==> flow/design.v <==
module pc_counter(
		input clk,
		input reset,
		input [31:0] next_addr,
		output reg [31:0] current,
		input hazardStall);
	always @(posedge clk) begin
		if (reset == 1)
			current <= 32'h00003000;
		else if (hazardStall == 0)
			current <= next_addr;
	end
endmodule
module alu( output reg[31:0] aluresult, output zero,
            input[3:0] operation, input[31:0] data_a, input [31:0] data_b );
  assign zero = (aluresult == 32'b0);
  always @(*) begin
    case (operation)
      4'b0000: begin  
        aluresult = data_a & data_b;
      end
      4'b0001: begin  
        aluresult = data_a | data_b;
      end
      4'b0010: begin  
        aluresult = data_a + data_b;
      end
      4'b0110: begin  
        aluresult = data_a - data_b;
      end
      4'b0111: begin  
        if  
          ((data_a[31] == 1) && (data_b [31] == 0))
          begin
          aluresult = 1;
        end
       else if  
          ((data_b[31] == 1) && (data_a [31] == 0))
          begin
          aluresult = 0;
        end
        else  
        begin
          aluresult =  data_a < data_b ? 1 : 0;
      end
      end
      4'b1100: begin  
        aluresult = ~( data_a  | data_b );
      end
      default: begin
        aluresult = data_a + data_b;
      end
    endcase
  end
endmodule
module mux32_2_1(
	input s,
	input [31:0] in0,
	input [31:0] in1,
	output reg [31:0] out
	);
	always @(*)
		if (s==1) begin
			out = in1;
		end
		else begin
			out = in0;
		end
endmodule
module InstructionFetch(
    input clk,
		input reset,
		output [31:0] inst_addr,
		input [31:0] aluAddresult,
		output [31:0] instr_add_4,
		input pcSrc,
		input hazardStall,  
		input jump,
		input [31:0] jumpMux1
		);
	wire [31:0] next_addr;
	pc_counter pc_counter(
	    .clk (clk),
			.reset    (reset   ), 	 
			.next_addr    (next_addr), 	 
			.current  (inst_addr),	 
			.hazardStall(hazardStall));
	wire [31:0] mux2mux;
	mux32_2_1 mux32_2_1_b (
			.s    (pcSrc   ),  
			.in0  (instr_add_4 ),   
			.in1  (aluAddresult ),  
			.out  (mux2mux ));  
	alu aluPLus4 (
			.aluresult  (instr_add_4),  
			.zero       (      ), 		
			.operation  (4'b0010 ), 	 
			.data_a     (inst_addr), 	 
			.data_b     (32'd4    ));		 
  mux32_2_1 mux32_2_1_j (
			.s    (jump   ),  
			.in0  (mux2mux ),   
			.in1  (jumpMux1),  
			.out  (next_addr ));  
endmodule
module IFIDPipeReg(
		input reset,
		input[31:0] instr_add_4,
		output reg [31:0] IFIDinstr_add_4,
		input[31:0] instr,
		output reg [31:0] IFIDinstr,
		input ifFlush,  
		input stall,
		input clk);  
	always @(posedge clk)
	begin
		if (reset == 1) begin
			IFIDinstr <= 32'h0000;
		end
		else if (stall == 1) begin
			IFIDinstr <= IFIDinstr;
		end
		else if (ifFlush == 1) begin
			IFIDinstr <= 32'h0000;
		end
		else begin
			IFIDinstr_add_4 <= instr_add_4;
			IFIDinstr <= instr;
		end
	end
endmodule
module controlunit ( output reg regdest, output reg jump, output reg branch, output reg memread,
                     output reg memtoreg, output reg memwrite, output reg alusrc, output reg regwrite,
                     output reg[1:0] aluop, input [5:0] opcode );
  always @(*) begin
    {regdest, alusrc, memtoreg, regwrite, memread, memwrite, branch, jump, aluop}=10'b0000000000;
    case (opcode)
      6'b000000: begin  
        regdest = 1;
        regwrite = 1;
        aluop = 2'b10;
      end
      6'b100011: begin  
        alusrc = 1;
        memtoreg = 1;
        regwrite = 1;
        memread = 1;
      end
      6'b101011: begin  
        alusrc = 1;
	   memwrite = 1;
      end
      6'b000100: begin  
        branch = 1;
        aluop = 2'b01;
      end
      6'b001000: begin  
        regwrite = 1;
	alusrc = 1;
      end
      6'b001001: begin  
        regwrite = 1;
	   alusrc = 1;
      end
      6'b000010: begin  
        jump = 1;
      end
    endcase
  end
endmodule
module sign_extend(
	input [15:0] extendMe,
	output reg [31:0] extended);
	always @(*)
		begin if
				(extendMe[15] == 0)
			extended =  {16'b0000000000000000, extendMe};
		else
			extended =  {16'b1111111111111111, extendMe};
		end
endmodule
module shiftleft2(
	input [29:0] shiftMe,
	output reg [31:0] shifted);
	always @(*) begin
		shifted = {shiftMe[29:0], 2'b00};
	end
endmodule
module combineSLPC4(
	input [3:0] aluPlus4,
	input [25:0] instr,
	output reg [31:0] out
	);
	always @(*) begin
		out = {aluPlus4, instr, 2'b00};
	end
endmodule
module reg_file(
input [4:0] readReg1, readReg2, writeReg,
input [31:0] writeData,
input regWrite, clk,
output reg [31:0] readData1, readData2
);
reg [31:0] regFile [31:0];
always @(*) begin
	if (readReg1 == 0)
		readData1 = 0;
	else if (regWrite && writeReg == readReg1)
		readData1 = writeData;
	else
		readData1 = regFile[readReg1];
	if (readReg2 == 0)
		readData2 = 0;
	else if (regWrite && writeReg == readReg2)
		readData2 = writeData;
	else
		readData2 = regFile[readReg2];
end
always @(posedge clk) begin
	if (regWrite && writeReg != 0)
		regFile[writeReg] <= writeData;
end
endmodule
module comparator(
		input [31:0] readData1,
		input [31:0] readData2,
		output reg IFFlush,
		input [5:0] IFIDinstr,
		output reg PCSrc,
		output reg jump,
		output zero
		);
	alu alu (
			.aluresult  (  ),
			.zero       (zero      ),
			.operation  (4'b0110 ),
			.data_a     (readData1    ),
			.data_b     (readData2    ));
	always @(*) begin
    case (IFIDinstr)
      6'b000010: begin
		IFFlush = 1;
		PCSrc = 0;
		jump = 1;
      end
      6'b000100: begin  
		IFFlush = zero;
		PCSrc = zero;
		jump = 0;
      end
      default: begin
        IFFlush = 0;
		PCSrc = 0;
		jump = 0;
      end
    endcase
  end
endmodule
module andGate(input in0, input in1, output reg out);
	always @(*) begin
		if ((in0 == 1 ) && (in1 == 1))
				out = 1;
		else
			out = 0;
		end
endmodule
module InstructionDecode(
		input [31:0] IFIDinstr,
		input [31:0] IFIDinstr_add_4,
		output [31:0] aluAddresult,
		input [4:0] writeReg,
		input [31:0] writeData,
		input regWrite,
		input clk,
		input stall,
		output [31:0] readData1,
		output [31:0] data_out,
		output ifflush,
		output pcSrc,
		output [31:0] signExtended,
		output jump,
		output [31:0] aluAddB
		);
	wire [31:0] branchOffset;
	sign_extend sign_extend (
			.extendMe  (IFIDinstr[15:0]),  
			.extended  (signExtended));  
	shiftleft2 shiftleft2 (
			.shiftMe  (signExtended[29:0]),   
			.shifted  (branchOffset ));		 
	alu aluAdd (
			.aluresult  (aluAddresult ),  
			.zero       (      ),  
			.operation  (4'b0010),  
			.data_a     (IFIDinstr_add_4  ),   
			.data_b     (branchOffset    ));  
	combineSLPC4 combineSLPC4 (
		.aluPlus4  (IFIDinstr_add_4[31:28]),  
		.instr  (IFIDinstr[25:0] ),  
		.out  (aluAddB ));	 
	reg_file reg_file (
			.readReg1   (IFIDinstr[25:21]),  
			.readReg2   (IFIDinstr[20:16]),  
			.writeReg   (writeReg  ),    
			.writeData  (writeData ),    
			.regWrite   (regWrite  ),    
			.clk        (clk       ),    
			.readData1  (readData1 ),    
			.readData2  (data_out ));   
	wire ifflushInternal, pcSrcAnd, jumpInternal, zero;
	comparator c1(
			.readData1 (readData1),
			.readData2 (data_out),
			.IFFlush (ifflushInternal),
			.IFIDinstr (IFIDinstr[31:26]),
			.PCSrc (pcSrcAnd),
			.jump (jumpInternal),
			.zero (zero));
	wire go = ~stall;
	andGate andGate (
		.in0  (ifflushInternal ),
		.in1  (go ),
		.out  (ifflush ));
	andGate andGate2 (
		.in0  (pcSrcAnd ),
		.in1  (go ),
		.out  (pcSrc ));
	andGate andGate3 (
		.in0  (jumpInternal ),
		.in1  (go ),
		.out  (jump ));
endmodule
module IDEXPipeReg(
	input reset,
	input bubble,
	input regdestID,
	input mem_readID,
	input memtoregID,
	input MemWriteSafe,
	input alusrcID,
	input RegWriteHazardSafe,
	input [1:0] aluopID,
	output reg regdest,
	output reg mem_readEX,
	output reg memtoregEX,
	output reg MemWriteSafeEX,
	output reg alusrc,
	output reg RegWriteHazardSafeEX,
	output reg [1:0] aluop,
	input  [31:0] readData1ID,
	input  [31:0] readData2ID,
	output reg [31:0] readData1EX,
	output reg  [31:0] readData2EX,
	input [31:0] extendedID,
	output reg [31:0] extendedEX,
	input [31:0] IFIDinstr,
	output reg [31:0] IDEXinstr,
	input clk);
	always @(posedge clk)
	begin
		if (reset == 1 || bubble == 1) begin
			mem_readEX <= 0;
			MemWriteSafeEX <= 0;
			RegWriteHazardSafeEX <= 0;
		end
		else begin
			mem_readEX <= mem_readID;
			MemWriteSafeEX <= MemWriteSafe;
			RegWriteHazardSafeEX <= RegWriteHazardSafe;
		end
		regdest <= regdestID;
		memtoregEX <= memtoregID;
		alusrc <= alusrcID;
		aluop <= aluopID;
		readData1EX <= readData1ID;
		readData2EX <= readData2ID;
		extendedEX <= extendedID;
		IDEXinstr <= IFIDinstr;
	end
endmodule
module alu_control(input[1:0] aluop, input[5:0] funct, output reg[3:0] operation );
  always @(*) begin
    if (aluop == 2'b00)
      operation = 4'b0010;       
    else if (aluop == 2'b01)
      operation = 4'b0110;       
    else if (aluop == 2'b10 && funct == 6'b100000)
      operation = 4'b0010;       
    else if (aluop[1] == 1 && funct == 6'b100010)
      operation = 4'b0110;        
    else if (aluop == 2'b10 && funct == 6'b100100)
      operation = 4'b0000;       
    else if (aluop == 2'b10 && funct== 6'b100101)
      operation = 4'b0001;       
    else if (aluop == 2'b10 && funct == 6'b101010)
      operation = 4'b0111;       
    else
      operation = 4'b0010;       
  end
endmodule
module mux4_4_1(
		input [31:0] IDEX,
		input [31:0] EXMEM,
		input [31:0] MEMWB,
		input [1:0] s,
		output reg [31:0] aluInput);
	always @(*)
	    case (s)
     2'b10 : begin 
        aluInput = EXMEM;
      end
     2'b01 : begin 
        aluInput = MEMWB;
      end
     default : begin 
        aluInput = IDEX;
      end
	    endcase
endmodule
module mux4_2_1(
		input [4:0] in0,
		input [4:0] in1,
		input s,
		output reg [4:0] out);
	always @(*)
		if (s==1) begin
			out = in1;
	 end
	 else begin
			out = in0;
	 end
endmodule
module execute(
		input [1:0] alu_op,
		output [31:0] data_addrEXMEM,
		input [31:0] IDEXreadData1,
		input [31:0] IDEXreadData2,
		input [31:0] EXMEMresult,
		input [31:0] MEMWBresult,
		input [31:0] IDEXsignExtended,
		input [31:0] IDEXinstr,
		input alu_src,
		input [1:0] fwdA,
		input [1:0] fwdB,
		input regdest,
		output [4:0] writeReg,
		output [31:0] fwdBMux
		);
	wire [3:0] operation;
	alu_control alu_control (
			.aluop      (alu_op),   
			.funct      (IDEXinstr[5:0]     ),  
			.operation  (operation ));  
	wire [31:0] readData1;
	wire [31:0] readData2;
	mux4_4_1 fwdmuxa (
			.IDEX      (IDEXreadData1     ),
			.EXMEM     (EXMEMresult       ),
			.MEMWB     (MEMWBresult       ),
			.s         (fwdA        ),
			.aluInput  (readData1 ));
	mux4_4_1 fwdmuxb (
			.IDEX      (IDEXreadData2     ),
			.EXMEM     (EXMEMresult       ),
			.MEMWB     (MEMWBresult       ),
			.s         (fwdB        ),
			.aluInput  (fwdBMux ));
	mux32_2_1 mux32_2_1 (
			.s    (alu_src   ),
			.in0  (fwdBMux ),
			.in1  (IDEXsignExtended ),
			.out  (readData2 ));
	alu aluMain (
			.aluresult  (data_addrEXMEM),
			.zero       (      ),
			.operation  (operation ),
			.data_a     (readData1    ),
			.data_b     (readData2    ));
	mux4_2_1 mux4_2_1 (
			.in0  (IDEXinstr[20:16]),
			.in1  (IDEXinstr[15:11]),
			.s    (regdest),
			.out  (writeReg));
endmodule
module EXMEMPipeReg(
		input reset,
		input [4:0] writeRegEX,
		input [31:0] data_addrEX,
		input [31:0] writeDataEX,
		input mem_readEX, memwrite,
		input RegWriteEx, memtoregEX,
		output reg [4:0] writeRegMEM,
		output reg [31:0] data_addr,
		output reg [31:0] writeData,
		output reg mem_read, mem_write,
		output reg RegWriteMem, memtoregMEM,
		input clk);
	always @(posedge clk) begin
		if (reset == 1) begin
			mem_read <= 0;
			mem_write <= 0;
			RegWriteMem <= 0;
		end
		else begin
			mem_read <= mem_readEX;
			mem_write <= memwrite;
			RegWriteMem <= RegWriteEx;
		end
		writeRegMEM <= writeRegEX;
		data_addr <= data_addrEX;
		writeData <= writeDataEX;
		memtoregMEM <= memtoregEX;
	end
endmodule
module MEMWBPipeReg(
	input reset,
	input [31:0] read_data,
	input [31:0] data_addr,
	input [4:0] writeRegMem,
	input regWriteMem,
	input memtoregMem,
	output reg [31:0] read_dataIF,
	output reg [31:0] data_addrIF,
	output reg [4:0] writeRegMemIF,
	output reg regWrite,
	output reg memtoreg,
	input clk);
	always @(posedge clk) begin
		if (reset == 1)
			regWrite <= 0;
		else
			regWrite <= regWriteMem;
		data_addrIF <= data_addr;
		memtoreg <= memtoregMem;
		writeRegMemIF <= writeRegMem;
		read_dataIF <= read_data;
	end
endmodule
module HazardDetector(
		input [4:0] IDEXinstrRt2016,
		input [4:0] IFIDinstrRs2521,
		input [4:0] IFIDinstrRt2016,
		input IDEXMemRead,
		input IDbranch,
		input IDEXRegWrite,
		input [4:0] IDEXWriteReg,
		input EXMEMRegWrite,
		input [4:0] EXMEMWriteReg,
		output reg stall,
		input RegWrite,
		input MemWrite,
		output reg RegWriteSafe,
		output reg MemWriteSafe);
	reg loadUse, branchWait;
	always @(*) begin
		loadUse = (IDEXMemRead == 1) &&
			((IDEXinstrRt2016 == IFIDinstrRs2521) || (IDEXinstrRt2016 == IFIDinstrRt2016));
		branchWait = (IDbranch == 1) && (
			((IDEXRegWrite == 1) && (IDEXWriteReg != 0) &&
			 ((IDEXWriteReg == IFIDinstrRs2521) || (IDEXWriteReg == IFIDinstrRt2016))) ||
			((EXMEMRegWrite == 1) && (EXMEMWriteReg != 0) &&
			 ((EXMEMWriteReg == IFIDinstrRs2521) || (EXMEMWriteReg == IFIDinstrRt2016))));
		stall = loadUse || branchWait;
		if (stall) begin
			RegWriteSafe = 0;
			MemWriteSafe = 0;
		end
		else begin
			RegWriteSafe = RegWrite;
			MemWriteSafe = MemWrite;
		end
	end
endmodule
module ForwardingUnit(
		input [4:0] IDEXinstrRt2016,
		input [4:0] IDEXinstrRs2521,
		input EXMEMRegWrite,
		input [4:0] EXMEMRegRd1511,
		input MEMWBRegWrite,
		input [4:0] MEMWBRegRd1511,
		output reg [1:0] fwdA,
		output reg [1:0] fwdB
		);
	always @(*)
	begin
		fwdA = 2'b00;
		fwdB = 2'b00;
		if ((EXMEMRegWrite == 1) && (EXMEMRegRd1511 != 0)) begin
			if (EXMEMRegRd1511 == IDEXinstrRs2521) begin
				fwdA = 2'b10;
			end
			if (EXMEMRegRd1511 == IDEXinstrRt2016) begin
				fwdB = 2'b10;
			end
		end
		if ((EXMEMRegWrite == 0) || (EXMEMRegRd1511 == 0 || EXMEMRegRd1511 != IDEXinstrRs2521)) begin
			if ((MEMWBRegWrite == 1) && (MEMWBRegRd1511 != 0)) begin
				if (MEMWBRegRd1511 == IDEXinstrRs2521) begin
					fwdA = 2'b01;
				end
			end
		end
		if ((EXMEMRegWrite == 0) || (EXMEMRegRd1511 == 0 || EXMEMRegRd1511 != IDEXinstrRt2016)) begin
			if ((MEMWBRegWrite == 1) && (MEMWBRegRd1511 != 0)) begin
				if (MEMWBRegRd1511 == IDEXinstrRt2016) begin
					fwdB = 2'b01;
				end
			end
		end
	end
endmodule
module pipelineProcessor(
	input clk,
	input reset,
	output [31:0]  inst_addr,
	input  [31:0]  instr,
	output [31:0]  data_addr,
	output  [31:0]  data_out,
	output        mem_read,
	output          mem_write,
	input  [31:0]  data_in
	);
	wire [31:0] instr_add_4;
	wire [31:0] aluAddresult;
	wire [31:0] IFIDinstr;
	wire [31:0] jumpMux1;
	wire pcSrc, jump, stall, ifFlush;
	InstructionFetch InstructionFetch (
	  .clk   (clk),
		.reset         (reset        ),
		.inst_addr     (inst_addr    ),
		.aluAddresult  (aluAddresult ),
		.instr_add_4   (instr_add_4  ),
		.pcSrc         (pcSrc        ),
		.hazardStall	(stall ),
		.jump         (jump),
		.jumpMux1     (jumpMux1));
	wire [31:0] IFIDinstr_add_4;
	IFIDPipeReg IFIDPipeReg (
		.reset            (reset           ),
		.instr_add_4      (instr_add_4     ),
		.IFIDinstr_add_4  (IFIDinstr_add_4 ),
		.instr            (instr           ),
		.IFIDinstr        (IFIDinstr       ),
		.ifFlush          (ifFlush         ),
		.stall            (stall           ),
		.clk              (clk             ));
	wire [1:0] aluopID;
	wire regdestID, jumpID, branchID, mem_readID, memtoregID, MemWriteHazard;
	wire alusrcID, RegWriteHazard;
	controlunit controlunit (
		.regdest   (regdestID  ),
		.jump      (jumpID     ),
		.branch    (branchID   ),
		.memread   (mem_readID  ),
		.memtoreg  (memtoregID ),
		.memwrite  (MemWriteHazard ),
		.alusrc    (alusrcID   ),
		.regwrite  (RegWriteHazard ),
		.aluop     (aluopID    ),
		.opcode    (IFIDinstr[31:26]   ));
	wire [31:0] readData1ID;
	wire [31:0] readData2ID;
	wire [31:0] signExtended;
	wire [4:0] writeReg;
	wire [31:0] writeData;
	wire regWrite;
	InstructionDecode InstructionDecode (
		.IFIDinstr        (IFIDinstr       ),
		.IFIDinstr_add_4  (IFIDinstr_add_4 ),
		.aluAddresult     (aluAddresult    ),
		.writeReg         (writeReg        ),
		.writeData        (writeData       ),
		.regWrite         (regWrite        ),
		.clk              (clk             ),
		.stall            (stall           ),
		.readData1        (readData1ID       ),
		.data_out         (readData2ID        ),
		.ifflush          (ifFlush         ),
		.pcSrc            (pcSrc           ),
		.signExtended     (signExtended    ),
		.jump 			  (jump)			,
		.aluAddB		  (jumpMux1));
	wire [31:0] extendedEX;
	wire [31:0] IDEXreadData1, IDEXreadData2, IDEXinstr2;
	wire [1:0] alu_op;
	wire regdest, mem_readEX, memtoregEX, mem_writeEX, alusrc, RegWriteEx;
	wire RegWriteSafe, MemWriteSafe;
	IDEXPipeReg IDEXPipeReg (
		.reset                 (reset                ),
		.bubble                (stall                ),
		.regdestID             (regdestID            ),
		.mem_readID            (mem_readID           ),
		.memtoregID            (memtoregID           ),
		.MemWriteSafe          (MemWriteSafe         ),
		.alusrcID              (alusrcID             ),
		.RegWriteHazardSafe    (RegWriteSafe  		 ),
		.aluopID               (aluopID              ),
		.regdest               (regdest              ),
		.mem_readEX            (mem_readEX           ),
		.memtoregEX            (memtoregEX           ),
		.MemWriteSafeEX        (mem_writeEX       ),
		.alusrc                (alusrc               ),
		.RegWriteHazardSafeEX  (RegWriteEx		 ),
		.aluop                 (alu_op                ),
		.readData1ID           (readData1ID          ),
		.readData2ID           (readData2ID          ),
		.readData1EX           (IDEXreadData1          ),
		.readData2EX           (IDEXreadData2          ),
		.extendedID            (signExtended           ),
		.extendedEX            (extendedEX           ),
		.IFIDinstr			   (IFIDinstr			  ),
		.IDEXinstr				(IDEXinstr2			  ),
		.clk                   (clk                  ));
	wire [31:0] data_addrEX;
	wire [1:0] fwdA, fwdB;
	wire [4:0] writeRegEX;
	wire [31:0] writeDataEX;
	execute execute (
		.alu_op            (alu_op           ),
		.data_addrEXMEM    (data_addrEX   ),
		.IDEXreadData1     (IDEXreadData1    ),
		.IDEXreadData2     (IDEXreadData2    ),
		.EXMEMresult       (data_addr      ),
		.MEMWBresult       (writeData      ),
		.IDEXsignExtended  (extendedEX  ),
		.IDEXinstr         (IDEXinstr2        ),
		.alu_src           (alusrc          ),
		.fwdA              (fwdA             ),
		.fwdB              (fwdB             ),
		.regdest           (regdest          ),
		.writeReg          (writeRegEX       ),
		.fwdBMux		   (writeDataEX		));
	wire [4:0] writeRegMEM;
	wire RegWriteMem, memtoregMEM;
	EXMEMPipeReg EXMEMPipeReg (
		.reset        (reset       ),
		.writeRegEX   (writeRegEX  ),
		.data_addrEX  (data_addrEX ),
		.writeDataEX  (writeDataEX ),
		.mem_readEX   (mem_readEX  ),
		.memwrite     (mem_writeEX    ),
		.RegWriteEx   (RegWriteEx  ),
		.memtoregEX   (memtoregEX  ),
		.writeRegMEM  (writeRegMEM ),
		.data_addr    (data_addr   ),
		.writeData    (data_out   ),
		.mem_read     (mem_read    ),
		.mem_write    (mem_write   ),
		.RegWriteMem  (RegWriteMem ),
		.memtoregMEM  (memtoregMEM ),
		.clk          (clk         ));
	wire [31:0] read_dataIF, data_addrIF;
	wire memtoreg;
	MEMWBPipeReg MEMWBPipeReg (
		.reset          (reset         ),
		.read_data      (data_in     ),
		.data_addr      (data_addr     ),
		.writeRegMem    (writeRegMEM   ),
		.regWriteMem    (RegWriteMem  ),
		.memtoregMem    (memtoregMEM   ),
		.read_dataIF    (read_dataIF   ),
		.data_addrIF    (data_addrIF   ),
		.writeRegMemIF  (writeReg ),
		.regWrite       (regWrite      ),
		.memtoreg       (memtoreg      ),
		.clk            (clk           ));
	mux32_2_1 mux32_2_1data (
		.s    (memtoreg   ),
		.in0  (data_addrIF ),
		.in1  (read_dataIF ),
		.out  (writeData ));
	HazardDetector HazardDetector (
		.IDEXinstrRt2016  (IDEXinstr2[20:16] ),
		.IFIDinstrRs2521  (IFIDinstr[25:21] ),
		.IFIDinstrRt2016  (IFIDinstr[20:16] ),
		.IDEXMemRead      (mem_readEX     ),
		.IDbranch         (branchID        ),
		.IDEXRegWrite     (RegWriteEx      ),
		.IDEXWriteReg     (writeRegEX      ),
		.EXMEMRegWrite    (RegWriteMem     ),
		.EXMEMWriteReg    (writeRegMEM     ),
		.stall            (stall           ),
		.RegWrite         (RegWriteHazard        ),
		.MemWrite         (MemWriteHazard        ),
		.RegWriteSafe     (RegWriteSafe    ),
		.MemWriteSafe     (MemWriteSafe    ));
	ForwardingUnit ForwardingUnit (
		.IDEXinstrRt2016  (IDEXinstr2[20:16] ),
		.IDEXinstrRs2521  (IDEXinstr2[25:21] ),
		.EXMEMRegWrite    (RegWriteMem   ),
		.EXMEMRegRd1511   (writeRegMEM  ),
		.MEMWBRegWrite    (regWrite   ),
		.MEMWBRegRd1511   (writeReg  ),
		.fwdA             (fwdA            ),
		.fwdB             (fwdB            ));
endmodule
Subject: tool reports on pipelineProcessor

Hi,

-- From RTL to reports: pipelineProcessor
Each step is given for the RTL above and for the edited RTL.
"unedited" refers to lines of the RTL above, "edited" to lines of the edited file.
"difference" is "edited" less "unedited", of the values as shown; "rel. change" is that difference over "unedited", in percent.
Library cell names are shortened.
A cell with - has no value.
- top: pipelineProcessor
- clock port: clk
- library: sky130hd
- library corner: tt_025C_1v80

-- Diff
The edit as a unified diff against the file above.
A script made this edit. It changes what the design does and was not meant as an optimisation.
begin of diff
@@ -374,8 +374,8 @@
 		aluop <= aluopID;
 		readData1EX <= readData1ID;
-		readData2EX <= readData2ID;
 		extendedEX <= extendedID;
 		IDEXinstr <= IFIDinstr;
 	end
+	always @(*) readData2EX = readData2ID;
 endmodule
 module alu_control(input[1:0] aluop, input[5:0] funct, output reg[3:0] operation );
end of diff

-- After elaboration
Counts by Yosys on the flattened word-level netlist (proc, flatten, opt, wreduce; memories kept). Print and check cells are left out. Cells with the same type and inputs are merged into one.
Memory sizes are those after Yosys's memory passes, which may raise the word count (mostly to a power of two), join words into wider ones and drop unused or constant bits.
- operators by class (element ; unedited ; edited ; difference ; rel. change (%)):
    reduce/logical cells ; 43 ; 43 ; 0 ; 0.00
    bitwise gates (word level) ; 9 ; 9 ; 0 ; 0.00
    add/sub/neg operators ; 5 ; 5 ; 0 ; 0.00
    equal/unequal tests ; 35 ; 35 ; 0 ; 0.00
    order comparisons ; 1 ; 1 ; 0 ; 0.00
    mux-type cells ; 54 ; 54 ; 0 ; 0.00
Unchanged operator kinds not shown: 40.
- storage and ports (element ; unedited ; edited ; difference ; rel. change (%)):
    memory bits (writable) ; 1024 ; 1024 ; 0 ; 0.00
    input port bits ; 66 ; 66 ; 0 ; 0.00
    memory cells ; 1 ; 1 ; 0 ; 0.00
    register bits after elaboration ; 370 ; 338 ; -32 ; -8.65
    clocked read ports x word width ; 64 ; 64 ; 0 ; 0.00
    elaborated cells ; 174 ; 173 ; -1 ; -0.57
    output and inout bits ; 98 ; 98 ; 0 ; 0.00
- memories (element ; unedited ; edited):
    words x width with read and write ports ; InstructionDecode.reg_file.regFile 32 x 32 bit 2R1W ; InstructionDecode.reg_file.regFile 32 x 32 bit 2R1W

-- Logic depth
Depth = most cells in a row (Yosys ltp): at word level without a register or memory, in the mapped netlist without a sequential cell, where the memories' decode and read muxes count.
- logic depth (element ; unedited ; edited ; difference ; rel. change (%)):
    depth in word-level cells ; 14 ; 14 ; 0 ; 0.00
    ABC_AREA ; 0 ; 0 ; - ; -
    gate-level depth with buffers ; 28 ; 27 ; -1 ; -3.57

-- Netlist
Yosys stat after the flow's synthesis: flattened, memories mapped to cells. It holds for the ABC_AREA given above (unset counts as 0); a run with the other value may have another netlist.
- mapped netlist (element ; unedited ; edited ; difference ; rel. change (%)):
    mapped area (um^2) ; 67947.7 ; 67344.6 ; -603.1 ; -0.89
    cell count ; 4544 ; 4478 ; -66 ; -1.45
    area of sequential cells (um^2) ; 38036.5 ; 37395.9 ; -640.6 ; -1.68
    flip-flop cells ; 1372 ; 1340 ; -32 ; -2.33
    buffer cells ; 314 ; 324 ; +10 ; +3.18
- cell types (cell ; unedited ; edited ; difference ; rel. change (%)):
    a22oi_1 ; 102 ; 55 ; -47 ; -46.08
    o21ai_0 ; 197 ; 153 ; -44 ; -22.34
    nor2_1 ; 265 ; 306 ; +41 ; +15.47
    nand2_1 ; 205 ; 165 ; -40 ; -19.51
    a211oi_1 ; 53 ; 86 ; +33 ; +62.26
    dfxtp_1 ; 316 ; 284 ; -32 ; -10.13
    clkbuf_1 ; 222 ; 254 ; +32 ; +14.41
    mux2i_1 ; 78 ; 109 ; +31 ; +39.74
    or2_2 ; 37 ; 6 ; -31 ; -83.78
    a32oi_1 ; 4 ; 31 ; +27 ; +675.00
    a21oi_1 ; 182 ; 156 ; -26 ; -14.29
    o21a_1 ; 12 ; 34 ; +22 ; +183.33
    a221oi_1 ; 24 ; 45 ; +21 ; +87.50
    inv_1 ; 198 ; 180 ; -18 ; -9.09
    buf_2 ; 21 ; 6 ; -15 ; -71.43
    or3_1 ; 28 ; 16 ; -12 ; -42.86
    a31oi_1 ; 23 ; 14 ; -9 ; -39.13
    nor2b_1 ; 18 ; 26 ; +8 ; +44.44
Unchanged cell types not shown: 12.
Not every row of either side is listed.
By module: a second synthesis without flattening, with its own total; a netlist apart from the flattened one above.
- unflattened totals (element ; unedited ; edited ; difference ; rel. change (%)):
    cell total of the unflattened synthesis ; 7274 ; 7274 ; 0 ; 0.00
    area (unflattened synthesis) (um^2) ; 85648.4 ; 85248.0 ; -400.4 ; -0.47
Rows give one instance, submodules left out.
- modules, unedited (module ; cells ; times used ; area (um^2)):
    reg_file ; 2481 ; 1 ; 47833.4
    alu ; 904 ; 4 ; 5831.8
    IDEXPipeReg ; 139 ; 1 ; 2745.1
    IFIDPipeReg ; 177 ; 1 ; 2424.8
    mux32_2_1 ; 36 ; 4 ; 544.3
    EXMEMPipeReg ; 76 ; 1 ; 1480.2
    MEMWBPipeReg ; 72 ; 1 ; 1435.1
    mux4_4_1 ; 113 ; 2 ; 636.9
    pc_counter ; 103 ; 1 ; 1167.4
    HazardDetector ; 53 ; 1 ; 392.9
    ForwardingUnit ; 34 ; 1 ; 270.3
    combineSLPC4 ; 33 ; 1 ; 244.0
    shiftleft2 ; 33 ; 1 ; 244.0
    sign_extend ; 32 ; 1 ; 240.2
unedited: Modules not listed: 9.
- modules, edited (module ; cells ; times used ; area (um^2)):
    reg_file ; 2481 ; 1 ; 47833.4
    alu ; 904 ; 4 ; 5831.8
    IFIDPipeReg ; 177 ; 1 ; 2424.8
    IDEXPipeReg ; 139 ; 1 ; 2344.7
    mux32_2_1 ; 36 ; 4 ; 544.3
    EXMEMPipeReg ; 76 ; 1 ; 1480.2
    MEMWBPipeReg ; 72 ; 1 ; 1435.1
    mux4_4_1 ; 113 ; 2 ; 636.9
    pc_counter ; 103 ; 1 ; 1167.4
    HazardDetector ; 53 ; 1 ; 392.9
    ForwardingUnit ; 34 ; 1 ; 270.3
    combineSLPC4 ; 33 ; 1 ; 244.0
    shiftleft2 ; 33 ; 1 ; 244.0
    sign_extend ; 32 ; 1 ; 240.2
edited: Modules not listed: 9.

-- Timing after synthesis
OpenSTA on the mapped netlist: ideal clock, no wires. The path of least setup slack (recovery checks aside). Input and output delay are each 20% of the period. Register names are those of the netlist, which keeps one name where synthesis merged equal registers.
- timing post-synthesis (element ; unedited ; edited ; difference ; rel. change (%)):
    path type ; register -> register ; register -> register ; - ; -
    from ; register (no name shown) ; register (no name shown) ; - ; -
    to ; register IFIDPipeReg.IFIDinstr_add_4[0] ; register IFIDPipeReg.IFIDinstr_add_4[0] ; - ; -
    arrival time (ps) ; 7781 ; 8849 ; +1068 ; +13.73
    library setup time (ps) ; 461 ; 502 ; +41 ; -
    required time (ps) ; 8539 ; 8498 ; -41 ; -0.48
    driving pins on the path ; 23 ; 22 ; -1 ; -4.35
    buffers on the path ; 7 ; 6 ; -1 ; -14.29
    slack (ps) ; 758 ; -351 ; -1109 ; -
    clock period (ps) ; 9000 ; 9000 ; 0 ; 0.00
    delay of the path (ps) ; 8242 ; 9351 ; +1109 ; +13.46
    synthesis period reached (ps) ; 8242 ; 9351 ; +1109 ; +13.46
"delay of the path" is the arrival time less input delay plus setup time.
"driving pins on the path": output pins that drive a net of the path, with the launching flip-flop's if there is one; two outputs of one cell count as two.
"synthesis period reached" is the clock period less the worst setup slack; recovery checks do not enter. This is arithmetic on one report: input and output delays are still those of the set period (20% each).
On the way, post-synthesis, unedited:
- cell sequence: dfxtp_1 clkbuf_2 buf_4 buf_1 buf_1 mux4_2 mux4_2 mux2i_1 a211oi_1 ha_1 o21a_1 a21boi_2 o2111ai_1 a2111oi_0 o211ai_1 and3_1 o2111ai_1 nor4b_4 and2_1 buf_6 buf_12 buf_8 nor3_1
- ends and longest elaborated chain, post-synthesis, unedited (element ; line ; source):
    end: assignment ; 127 ; IFIDinstr_add_4 <= instr_add_4;
    end: declaration ; 109 ; output reg [31:0] IFIDinstr_add_4,
unedited: No chain of elaborated cells between the ends is given.
Nets of the timed path that keep an RTL name, with a line that drives or declares them; the list need not be complete.
- nets with RTL names, path post-synthesis, unedited (signal ; line ; source):
    IDEXPipeReg.readData1ID[3] ; 206 ; if (readReg1 == 0)
On the way, post-synthesis, edited:
- cell sequence: dfxtp_1 buf_2 buf_2 buf_1 buf_1 mux4_2 mux4_2 mux2i_1 a211oi_1 ha_1 clkbuf_1 nand2_1 or4_1 a211o_1 a21oi_2 o21ai_0 a21oi_1 a211oi_1 xnor2_1 nor2_2 buf_6 nor4_1
- ends and longest elaborated chain, post-synthesis, edited (element ; line ; source):
    end: assignment ; 127 ; IFIDinstr_add_4 <= instr_add_4;
    end: declaration ; 109 ; output reg [31:0] IFIDinstr_add_4,
edited: No chain of elaborated cells between the ends is given.
- nets with RTL names, path post-synthesis, edited (signal ; line ; source):
    IDEXPipeReg.readData1ID[13] ; 206 ; if (readReg1 == 0)

-- Timing after layout
From the final timing report of the runs of pair 1: the path of least setup slack in the routed layout; clock arrival at registers is part of the times.
The path's times are printed in steps of 10 ps; the period is the one set.
- timing after layout (element ; unedited ; edited ; difference ; rel. change (%)):
    path type ; register -> register ; register -> register ; - ; -
    from ; register (no name shown) ; register (no name shown) ; - ; -
    to ; register InstructionFetch.pc_counter.current[16] ; register InstructionFetch.pc_counter.current[21] ; - ; -
    driving pins on the path ; 22 ; 20 ; -2 ; -9.09
    required time (ps) ; 9700 ; 9700 ; 0 ; 0.00
    buffers on the path ; 2 ; 3 ; +1 ; +50.00
    library setup time (ps) ; 90 ; 100 ; +10 ; -
    arrival time (ps) ; 8300 ; 8700 ; +400 ; +4.82
    clock period (ps) ; 9000 ; 9000 ; 0 ; 0.00
    slack (ps) ; 1400 ; 1000 ; -400 ; -
On the way, after layout, unedited:
- cell sequence: dfxtp_4 buf_4 mux4_2 mux4_2 mux2i_1 nand2_1 o21ai_0 or2_2 ha_1 o21a_1 a21boi_2 o2111ai_1 a2111oi_0 o211ai_1 and3_1 o2111ai_1 nor4b_4 and2_1 buf_4 nor2_1 a22oi_1 a211oi_1
- ends and longest elaborated chain, after layout, unedited (element ; line ; source):
    end: assignment ; 9 ; current <= 32'h00003000;
    end: assignment ; 11 ; current <= next_addr;
    end: declaration ; 5 ; output reg [31:0] current,
unedited: No chain of elaborated cells between the ends is given.
On the way, after layout, edited:
- cell sequence: dfxtp_4 buf_4 mux4_2 mux4_2 mux2i_1 a211oi_1 ha_1 o21a_1 a21oi_1 a31oi_1 o211ai_1 a2111o_1 nor4_1 and4_1 nand4_4 buf_4 nor2_2 buf_4 nand4_1 a311oi_1
- ends and longest elaborated chain, after layout, edited (element ; line ; source):
    end: assignment ; 9 ; current <= 32'h00003000;
    end: assignment ; 11 ; current <= next_addr;
    end: declaration ; 5 ; output reg [31:0] current,
edited: No chain of elaborated cells between the ends is given.
Nets of the timed path that keep an RTL name, with a line that drives or declares them; the list need not be complete.
- nets with RTL names, path after layout, edited (signal ; line ; source):
    IDEXPipeReg.readData1ID[25] ; 206 ; if (readReg1 == 0)

-- Flow runs
Both versions went through the flow (Yosys, OpenROAD) with the same settings in each pair. Constraints: input delay and output delay 20% of the set period each, output load 0.01 pF.
Settings, pair 1:
- noted CORE_UTILIZATION: 40
- PLACE_DENSITY at 0.6
- noted period_ns: 9.0
- CAP_MARGIN at 20
- CORE_MARGIN at 2
- SLEW_MARGIN: 20
- results, pair 1 (element ; unedited ; edited ; difference ; rel. change (%)):
    worst slack on setup checks (ps) ; 1399 ; 1005 ; -394 ; -
    post-route worst hold slack (ps) ; 328 ; 327 ; -1 ; -
    power (mW) ; 19.113 ; 18.520 ; -0.593 ; -3.10
    std-cell area (final layout) (um^2) ; 77628.2 ; 76769.9 ; -858.3 ; -1.11
    post-synthesis cell area (um^2) ; 67947.7 ; 67344.6 ; -603.1 ; -0.89
    achieved clock period (ps) ; 7601 ; 7995 ; +394 ; +5.18
    final utilization (%) ; 45.9 ; 45.9 ; 0.0 ; -
    die footprint (um^2) ; 173181.0 ; 171661.0 ; -1520.0 ; -0.88
    sum of negative setup slack (ps) ; 0 ; 0 ; 0 ; -
Settings, pair 2:
- noted CORE_UTILIZATION: 20
- noted GPL_TIMING_DRIVEN: 1
- PLACE_DENSITY_LB_ADDON at 0.02
- SLEW_MARGIN: 15
- noted period_ns: 12.0
- CAP_MARGIN at 20
- CORE_MARGIN at 2
- results, pair 2 (element ; unedited ; edited ; difference ; rel. change (%)):
    worst slack on setup checks (ps) ; 3347 ; 3563 ; +216 ; -
    post-route worst hold slack (ps) ; 328 ; 337 ; +9 ; -
    power (mW) ; 15.470 ; 15.329 ; -0.141 ; -0.91
    std-cell area (final layout) (um^2) ; 81632.0 ; 80790.0 ; -842.0 ; -1.03
    post-synthesis cell area (um^2) ; 67947.7 ; 67344.6 ; -603.1 ; -0.89
    achieved clock period (ps) ; 8653 ; 8437 ; -216 ; -2.50
    final utilization (%) ; 24.1 ; 24.1 ; 0.0 ; -
    die footprint (um^2) ; 344416.0 ; 341383.0 ; -3033.0 ; -0.88
    sum of negative setup slack (ps) ; 0 ; 0 ; 0 ; -
By "achieved clock period" is meant the clock period of the run minus its worst setup slack. This is arithmetic on one report: input and output delays are still those of the set period (20% each).
"power": no workload was simulated; the value follows from the tool's default switching activity.

Regards
